==> flow/design.v <==
`timescale 1ns / 1ps
module SimpleCPU(clk, rst, data_fromRAM, wrEn, addr_toRAM, data_toRAM, pCounter);
parameter SIZE = 10;
input clk, rst;
input wire [31:0] data_fromRAM;
output reg wrEn;
output reg [SIZE-1:0] addr_toRAM;
output reg [31:0] data_toRAM;
output reg [SIZE-1:0] pCounter;
reg [ 3:0] opcode, opcodeNext;
reg [13:0] operand1, operand2, operand1Next, operand2Next;
reg [SIZE-1:0]   pCounterNext;
reg [31:0] num1, num2, num1Next, num2Next;
reg [ 3:0] state, stateNext;
always @(posedge clk)begin
	state    <= stateNext;
	pCounter <= pCounterNext;
	opcode   <= opcodeNext;
	operand1 <= operand1Next;
	operand2 <= operand2Next;
	num1     <= num1Next;
	num2     <= num2Next;
end
always @*begin
	stateNext    = state;
	pCounterNext = pCounter;
	opcodeNext   = opcode;
	operand1Next = operand1;
	operand2Next = operand2;
	num1Next     = num1;
	num2Next     = num2;
	addr_toRAM   = 0;
	wrEn         = 0;
	data_toRAM   = 0;
if(rst)
	begin
	stateNext    = 0;
	pCounterNext = 0;
	opcodeNext   = 0;
	operand1Next = 0;
	operand2Next = 0;
	num1Next     = 0;
	num2Next     = 0;
	addr_toRAM   = 0;
	wrEn         = 0;
	data_toRAM   = 0;
	end
else 
	case(state)                       
		0: begin											 
			pCounterNext = pCounter;
			opcodeNext   = opcode;
			operand1Next = 0;
			operand2Next = 0;
			addr_toRAM   = pCounter;
			num2Next     = 0;
			wrEn         = 0;
			data_toRAM   = 0;
			stateNext    = 1;
		end 
		1:begin                    
			pCounterNext = pCounter;
			opcodeNext   = {data_fromRAM[28], data_fromRAM[31:29]};
			operand1Next = data_fromRAM[27:14];
			operand2Next = data_fromRAM[13:0];
			addr_toRAM   = operand1Next;
			num1Next     = data_fromRAM;
			wrEn         = 0;
			data_toRAM   = 0;
			if( {data_fromRAM[28], data_fromRAM[31:29]} == 4'b0101 ) 	begin
				stateNext = 5;
				addr_toRAM = data_fromRAM[13:0];
				num1Next = operand1;
			end
			else if( {data_fromRAM[28], data_fromRAM[31:29]} == 4'b1101 ) 	begin
				stateNext = 6;
				addr_toRAM = data_fromRAM[27:14];
				num1Next = operand1;
			end
			else if(data_fromRAM[28] == 0 )  
				stateNext = 2;  
			else 
				stateNext = 3;
		end
		2: begin          
			pCounterNext = pCounter;
			opcodeNext   = opcode;
			operand1Next = operand1;
			operand2Next = operand2;
			addr_toRAM   = operand2;
			num1Next     = data_fromRAM;
			wrEn         = 0;
			data_toRAM   = operand2;
			stateNext = 3;
		end
		3: begin            
			pCounterNext = pCounter + 1;
			opcodeNext = opcode;
			operand1Next = operand1;
			operand2Next = operand2;
			addr_toRAM = operand1;
			num1Next = num1;
			wrEn = 1;
			stateNext = 0;
			case(opcode)                       
				4'b0000: data_toRAM = num1Next + data_fromRAM;  
				4'b1000: data_toRAM = data_fromRAM + operand2;  
				4'b0001: data_toRAM = ~(num1Next & data_fromRAM);  
				4'b1001: data_toRAM = ~(data_fromRAM & operand2);  
				4'b0010: begin 
					if(data_fromRAM < 32)
						data_toRAM = num1 >> data_fromRAM; 
					else
						data_toRAM = num1 << (data_fromRAM - 32); 
				end
				4'b1010: begin 
					if(operand2 < 32)
						data_toRAM = data_fromRAM >> operand2; 
					else
						data_toRAM = data_fromRAM << (operand2 - 32); 
				end
				4'b0011: data_toRAM = num1Next < data_fromRAM;  
				4'b1011: data_toRAM = data_fromRAM < operand2;  
				4'b0100: data_toRAM = data_fromRAM;  
				4'b1100: data_toRAM = operand2;  
				4'b0101: begin 
					data_toRAM = data_fromRAM;
					addr_toRAM = operand1;
					wrEn = 1;
				end
				4'b1101: begin  
					num2Next = data_fromRAM;
					addr_toRAM = num2;
					data_toRAM = data_fromRAM;
					wrEn = 1;
				end
				4'b0110: begin  
					if(data_fromRAM == 0)
						pCounterNext = num1;
					else
						pCounterNext = pCounter + 1;
					wrEn = 0;
				end
				4'b1110: begin
					pCounterNext = data_fromRAM + operand2;  
					wrEn = 0;
				end
				4'b0111: data_toRAM = num1Next * data_fromRAM;  
				4'b1111: data_toRAM = data_fromRAM * operand2;  
			endcase 
		end
		4:begin                    
			pCounterNext = pCounter + 1;
			opcodeNext   = 4'b0100;
			operand1Next = operand1;
			operand2Next = operand2;
			data_toRAM	 = num2;
			wrEn         = 1; 
			stateNext 	 = 0; 
			if(opcode == 4'b0101)
				addr_toRAM   = operand1;
			else if (opcode == 4'b1101)
				addr_toRAM   = num1 ;
		end
		5: begin      
			pCounterNext = pCounter;
			opcodeNext   = opcode;
			operand1Next = operand1;
			operand2Next = operand2;
			addr_toRAM   = data_fromRAM;
			num1Next     = data_fromRAM;
			wrEn         = 0;
			data_toRAM   = operand2;
			stateNext = 3;
		end
		6: begin      
			pCounterNext = pCounter;
			opcodeNext   = opcode;
			operand1Next = operand1;
			operand2Next = operand2;
			addr_toRAM   = data_fromRAM;
			num1Next     = data_fromRAM;
			num2Next     = data_fromRAM;
			wrEn         = 0;
			data_toRAM   = operand2;
			stateNext = 2;
		end
		default: begin
			stateNext    = 0;
			pCounterNext = 0;
			opcodeNext   = 0;
			operand1Next = 0;
			operand2Next = 0;
			num1Next     = 0;
			num2Next     = 0;
			addr_toRAM   = 0;
			wrEn         = 0;
			data_toRAM   = 0;
		end
	endcase
end
endmodule
From RTL to reports: SimpleCPU --
The steps from the RTL of SimpleCPU to its reports follow in flow order. Lines are those of the file above, counted from 1. Operators carry their Yosys type and port widths (W data, S select, Z words). Cell names lack the library's common part. The mark - stands for no value.
Design: design top SimpleCPU, clock port clk, cell library sky130hd, corner tt_025C_1v80

Elaborated design --
Counts by Yosys on the flattened word-level netlist (proc, flatten, opt, wreduce; memories kept). Register bits leave out memories and registers merged into their read ports (data or address). Print and check cells are left out. Cells with the same type and inputs are merged into one.
Operators by class: equal/unequal tests 24, multiplexer cells 29, order comparisons 4, reduce/logical cells 16, bitwise gates (word level) 5, shift-type cells 4, multipliers 2, add/sub/neg operators 5
Operators with widths (number):
- $mul A32 B32 Y32 | 1
- $mul A32 B14 Y32 | 1
- $pmux W32 S13 | 1
- $pmux W32 S3 | 3
- $mux W32 | 6
- $shl A32 B32 Y32 | 2
- $not A32 Y32 | 2
- $pmux W10 S6 | 1
- $pmux W10 S3 | 2
- $pmux W14 S2 | 2
- $mux W10 | 5
- $eq A4 B4 Y1 const B | 9
- $add A32 B14 Y32 | 1
- $lt A32 B14 Y1 | 1
- $and A32 B14 Y32 | 1
- $shr A32 B14 Y32 | 1
- $add A32 B32 Y32 | 1
- $lt A32 B32 Y1 | 1
- $and A32 B32 Y32 | 1
- $shr A32 B32 Y32 | 1
- $sub A32 B6 Y32 const B | 1
- $lt A32 B6 Y1 const B | 1
- $logic_not A32 Y1 | 1
- $eq A4 B3 Y1 const B | 8
- $pmux W10 S2 | 1
- $eq A4 B2 Y1 const B | 4
- $sub A14 B6 Y15 const B | 1
- $reduce_or A15 Y1 | 1
Not listed: further kinds 17, cells in them 28.
Word-level totals: flip-flop bits (word level) 110, word-level cells 96, input port bits 34, output and inout port bits 53

Logic depth --
Longest topological path by Yosys (ltp), each cell counted once; first at word level (registers and memories cut), then after technology mapping (sequential cells cut; the memories' decode and read muxes count).
Depth: depth after elaboration 6, ABC_AREA 1, mapped depth 36

Synthesis result --
The flow's flattened synthesis, as Yosys stat reports it; memories are mapped. The netlist is that of the ABC_AREA named above (0 if unset); the other value can give another one. The area totals of this step are shown rounded.
Mapped netlist: flip-flop cells 90, synthesis area 43300 µm², area of sequential cells 1800 µm², standard cells after synthesis 6561
Cells by type (number):
- fa_1 | 682
- nand2_1 | 1719
- inv_1 | 1392
- ha_1 | 277
- nand3_1 | 370
- dfxtp_1 | 90
- o21ai_0 | 350
- a21oi_1 | 338
- nor2_1 | 298
- clkbuf_1 | 244
- xor2_1 | 67
- xnor2_1 | 58
- nand4_1 | 70
- o22ai_1 | 65
- buf_1 | 83
- a31oi_1 | 39
- o211ai_1 | 30
- buf_2 | 41
Not listed: further types 47, cells in them 348.

Timing after synthesis --
Source: OpenSTA report_checks on the synthesized netlist (no wires, ideal clock, input and output delay 20% of the period each), path of least setup slack; recovery checks are left aside. Register names are those of the netlist, which keeps one name where synthesis merged equal registers.
Timing post-synthesis: path type in2out, start in data_fromRAM[3], end out data_toRAM[29], input delay 2.800 ns, setup slack 1.774 ns, required time 11.200 ns, stages on the path 30, launch time at the first pin 2.800 ns, data arrival time 9.426 ns, path delay 6.626 ns, clock period 14.0 ns, synthesis period reached 12.226 ns
"path delay" = arrival - input delay + setup time. At an output port there is no setup time. "stages on the path": output pins that drive a net of the path, with the launching flip-flop's if there is one; two outputs of one cell count as two. "synthesis period reached" is the clock period less the worst setup slack; recovery checks do not enter. This is arithmetic on one report: input and output delays are still those of the set period (20% each).
Between the ends, post-synthesis: cell sequence clkbuf_1 -> clkbuf_1 -> buf_1 -> nand2_1 -> inv_1 -> fa_1 -> inv_1 -> fa_1 -> fa_1 -> fa_1 -> inv_1 -> fa_1 -> inv_1 -> fa_1 -> inv_1 -> fa_1 -> fa_1 -> ha_1 -> a21oi_1 -> o21ai_0 -> o21bai_1 -> a21o_1 -> a21boi_0 -> o21ai_0 -> o21ai_0 -> a21oi_1 -> nor2_1 -> nand3_1 -> nand2_1 -> inv_1
Ends and longest elaborated chain, post-synthesis:
- start, declared | RTL line 5 | input wire [31:0] data_fromRAM;
- end, declared | RTL line 8 | output reg [31:0] data_toRAM;
Chain of elaborated cells between the ends: none given.

Timing after layout --
Path of least setup slack in the final report of run 3 (OpenROAD, finished layout, wires in). Where an end is a register, its clock arrival counts in the times.
Timing post-layout: path type in2out, start in data_fromRAM[7], end out data_toRAM[31], required time 11.20 ns, input delay 2.80 ns, stages on the path 28, clock period 14.0 ns, launch time at the first pin 2.80 ns, data arrival time 10.85 ns, setup slack 0.35 ns
Between the ends, post-layout: cell sequence buf_2 -> ha_1 -> inv_1 -> fa_1 -> inv_1 -> fa_1 -> fa_1 -> inv_1 -> fa_1 -> inv_1 -> ha_1 -> ha_1 -> fa_1 -> fa_1 -> ha_1 -> nand2_1 -> nor3_1 -> nand3_1 -> o2111ai_1 -> a31oi_1 -> o21bai_1 -> a21o_1 -> a21boi_1 -> o31ai_1 -> or2_2 -> nand3_1 -> a21oi_1 -> clkdlybuf4s50_1
Ends and longest elaborated chain, post-layout:
- start, declared | RTL line 5 | input wire [31:0] data_fromRAM;
- end, declared | RTL line 8 | output reg [31:0] data_toRAM;
Chain of elaborated cells between the ends: none given.

Data sheet: physical implementation of SimpleCPU

Settings and measured results of 4 stored flow runs for module SimpleCPU (sky130hd), not sorted in any way. The constraints put input and output delay at 20% of the set period each and load the outputs with 0.01 pF.
"achieved period" is the run's clock period less its worst setup slack. It is reckoned from that one timing run; input and output delays stay at 20% of the period that was set.
By "critical setup path time" is meant the share of the clock period that the worst setup path is allowed (20% is reserved at inputs, 20% at outputs), minus its slack. Clock arrival times at its registers enter into it.
"total power of the final layout": no workload was simulated; the value follows from the tool's default switching activity.
Values from the reports are rounded here.

[run 1] flow files
==> flow/run.sh <==
#!/bin/bash
# the make line also repeats the synthesis and layout settings of config.mk as NAME=value (left out here)
make -C /OpenROAD-flow-scripts/flow DESIGN_CONFIG=/design/flow/config.mk WORK_HOME=/design/flow/orfs CLKGATE_MAP_FILE= finish
==> flow/config.mk <==
export PLATFORM = sky130hd
export DESIGN_NAME = SimpleCPU
export DESIGN_NICKNAME = SimpleCPU
export VERILOG_FILES = /design/flow/design.v
export SDC_FILE = /design/flow/constraint.sdc
export NUM_CORES = 4
export LEC_CHECK = 0
export CAP_MARGIN = 20
export CORE_MARGIN = 2
export CORE_UTILIZATION = 40
export CTS_CLUSTER_DIAMETER = 325
export GPL_ROUTABILITY_DRIVEN = 0
export MAX_ROUTING_LAYER = met4
export MIN_ROUTING_LAYER = met2
export SLEW_MARGIN = 20
==> flow/constraint.sdc <==
create_clock -name core_clock -period 14.0 [get_ports {clk}]
set_input_delay 2.8000 -clock core_clock [delete_from_list [all_inputs] [get_ports {clk}]]
set_output_delay 2.8000 -clock core_clock [all_outputs]
set_load 0.01 [all_outputs]

[run 1] result: unfinished; error GRT-0116 in routing

[run 2] flow files
==> flow/run.sh <==
#!/bin/bash
# the make line also repeats the synthesis and layout settings of config.mk as NAME=value (left out here)
make -C /OpenROAD-flow-scripts/flow DESIGN_CONFIG=/design/flow/config.mk WORK_HOME=/design/flow/orfs CLKGATE_MAP_FILE= finish
==> flow/config.mk <==
export PLATFORM = sky130hd
export DESIGN_NAME = SimpleCPU
export DESIGN_NICKNAME = SimpleCPU
export VERILOG_FILES = /design/flow/design.v
export SDC_FILE = /design/flow/constraint.sdc
export NUM_CORES = 4
export LEC_CHECK = 0
export ABC_AREA = 0
export CAP_MARGIN = 10
export CELL_PAD_IN_SITES_GLOBAL_PLACEMENT = 1
export CORE_ASPECT_RATIO = 0.73
export CORE_MARGIN = 9
export CORE_UTILIZATION = 67
export CTS_CLUSTER_SIZE = 83
export GPL_ROUTABILITY_DRIVEN = 0
export SLEW_MARGIN = 20
==> flow/constraint.sdc <==
create_clock -name core_clock -period 15.2 [get_ports {clk}]
set_input_delay 3.0400 -clock core_clock [delete_from_list [all_inputs] [get_ports {clk}]]
set_output_delay 3.0400 -clock core_clock [all_outputs]
set_load 0.01 [all_outputs]

[run 2] result: unfinished; error GPL-0301 in placement

[run 3] flow files
==> flow/run.sh <==
#!/bin/bash
# the make line also repeats the synthesis and layout settings of config.mk as NAME=value (left out here)
make -C /OpenROAD-flow-scripts/flow DESIGN_CONFIG=/design/flow/config.mk WORK_HOME=/design/flow/orfs CLKGATE_MAP_FILE= finish
==> flow/config.mk <==
export PLATFORM = sky130hd
export DESIGN_NAME = SimpleCPU
export DESIGN_NICKNAME = SimpleCPU
export VERILOG_FILES = /design/flow/design.v
export SDC_FILE = /design/flow/constraint.sdc
export NUM_CORES = 4
export LEC_CHECK = 0
export ABC_AREA = 1
export CAP_MARGIN = 35
export CORE_MARGIN = 2
export CORE_UTILIZATION = 40
export CTS_CLUSTER_DIAMETER = 196
export HOLD_SLACK_MARGIN = 0.3
export SLEW_MARGIN = 20
export TNS_END_PERCENT = 10
==> flow/constraint.sdc <==
create_clock -name core_clock -period 14.0 [get_ports {clk}]
set_input_delay 2.8000 -clock core_clock [delete_from_list [all_inputs] [get_ports {clk}]]
set_output_delay 2.8000 -clock core_clock [all_outputs]
set_load 0.01 [all_outputs]

[run 3] result: total negative slack on setup checks 0.000 ns; setup slack of the critical path 0.345 ns; achieved period 13.655 ns; total die area 111000 µm²; total power of the final layout 0.00267 W; critical setup path time 8.05 ns; type of the worst setup path in2out; mapped cell area after synthesis 43300 µm²; smallest hold slack 0.468 ns; utilization in the final report 43.0%; std-cell area (final layout) 46100 µm²

[run 4] flow files
==> flow/run.sh <==
#!/bin/bash
# the make line also repeats the synthesis and layout settings of config.mk as NAME=value (left out here)
make -C /OpenROAD-flow-scripts/flow DESIGN_CONFIG=/design/flow/config.mk WORK_HOME=/design/flow/orfs CLKGATE_MAP_FILE= finish
==> flow/config.mk <==
export PLATFORM = sky130hd
export DESIGN_NAME = SimpleCPU
export DESIGN_NICKNAME = SimpleCPU
export VERILOG_FILES = /design/flow/design.v
export SDC_FILE = /design/flow/constraint.sdc
export NUM_CORES = 4
export LEC_CHECK = 0
export CAP_MARGIN = 30
export CELL_PAD_IN_SITES_DETAIL_PLACEMENT = 1
export CORE_ASPECT_RATIO = 0.95
export CORE_MARGIN = 4
export CORE_UTILIZATION = 40
export CTS_CLUSTER_DIAMETER = 325
export CTS_CLUSTER_SIZE = 93
export GPL_ROUTABILITY_DRIVEN = 0
export MAX_ROUTING_LAYER = met4
export MIN_ROUTING_LAYER = met2
export PLACE_DENSITY = 0.9
export SLEW_MARGIN = 0
export TNS_END_PERCENT = 90
==> flow/constraint.sdc <==
create_clock -name core_clock -period 14.0 [get_ports {clk}]
set_input_delay 2.8000 -clock core_clock [delete_from_list [all_inputs] [get_ports {clk}]]
set_output_delay 2.8000 -clock core_clock [all_outputs]
set_load 0.01 [all_outputs]

[run 4] result: unfinished; error GRT-0116 in routing
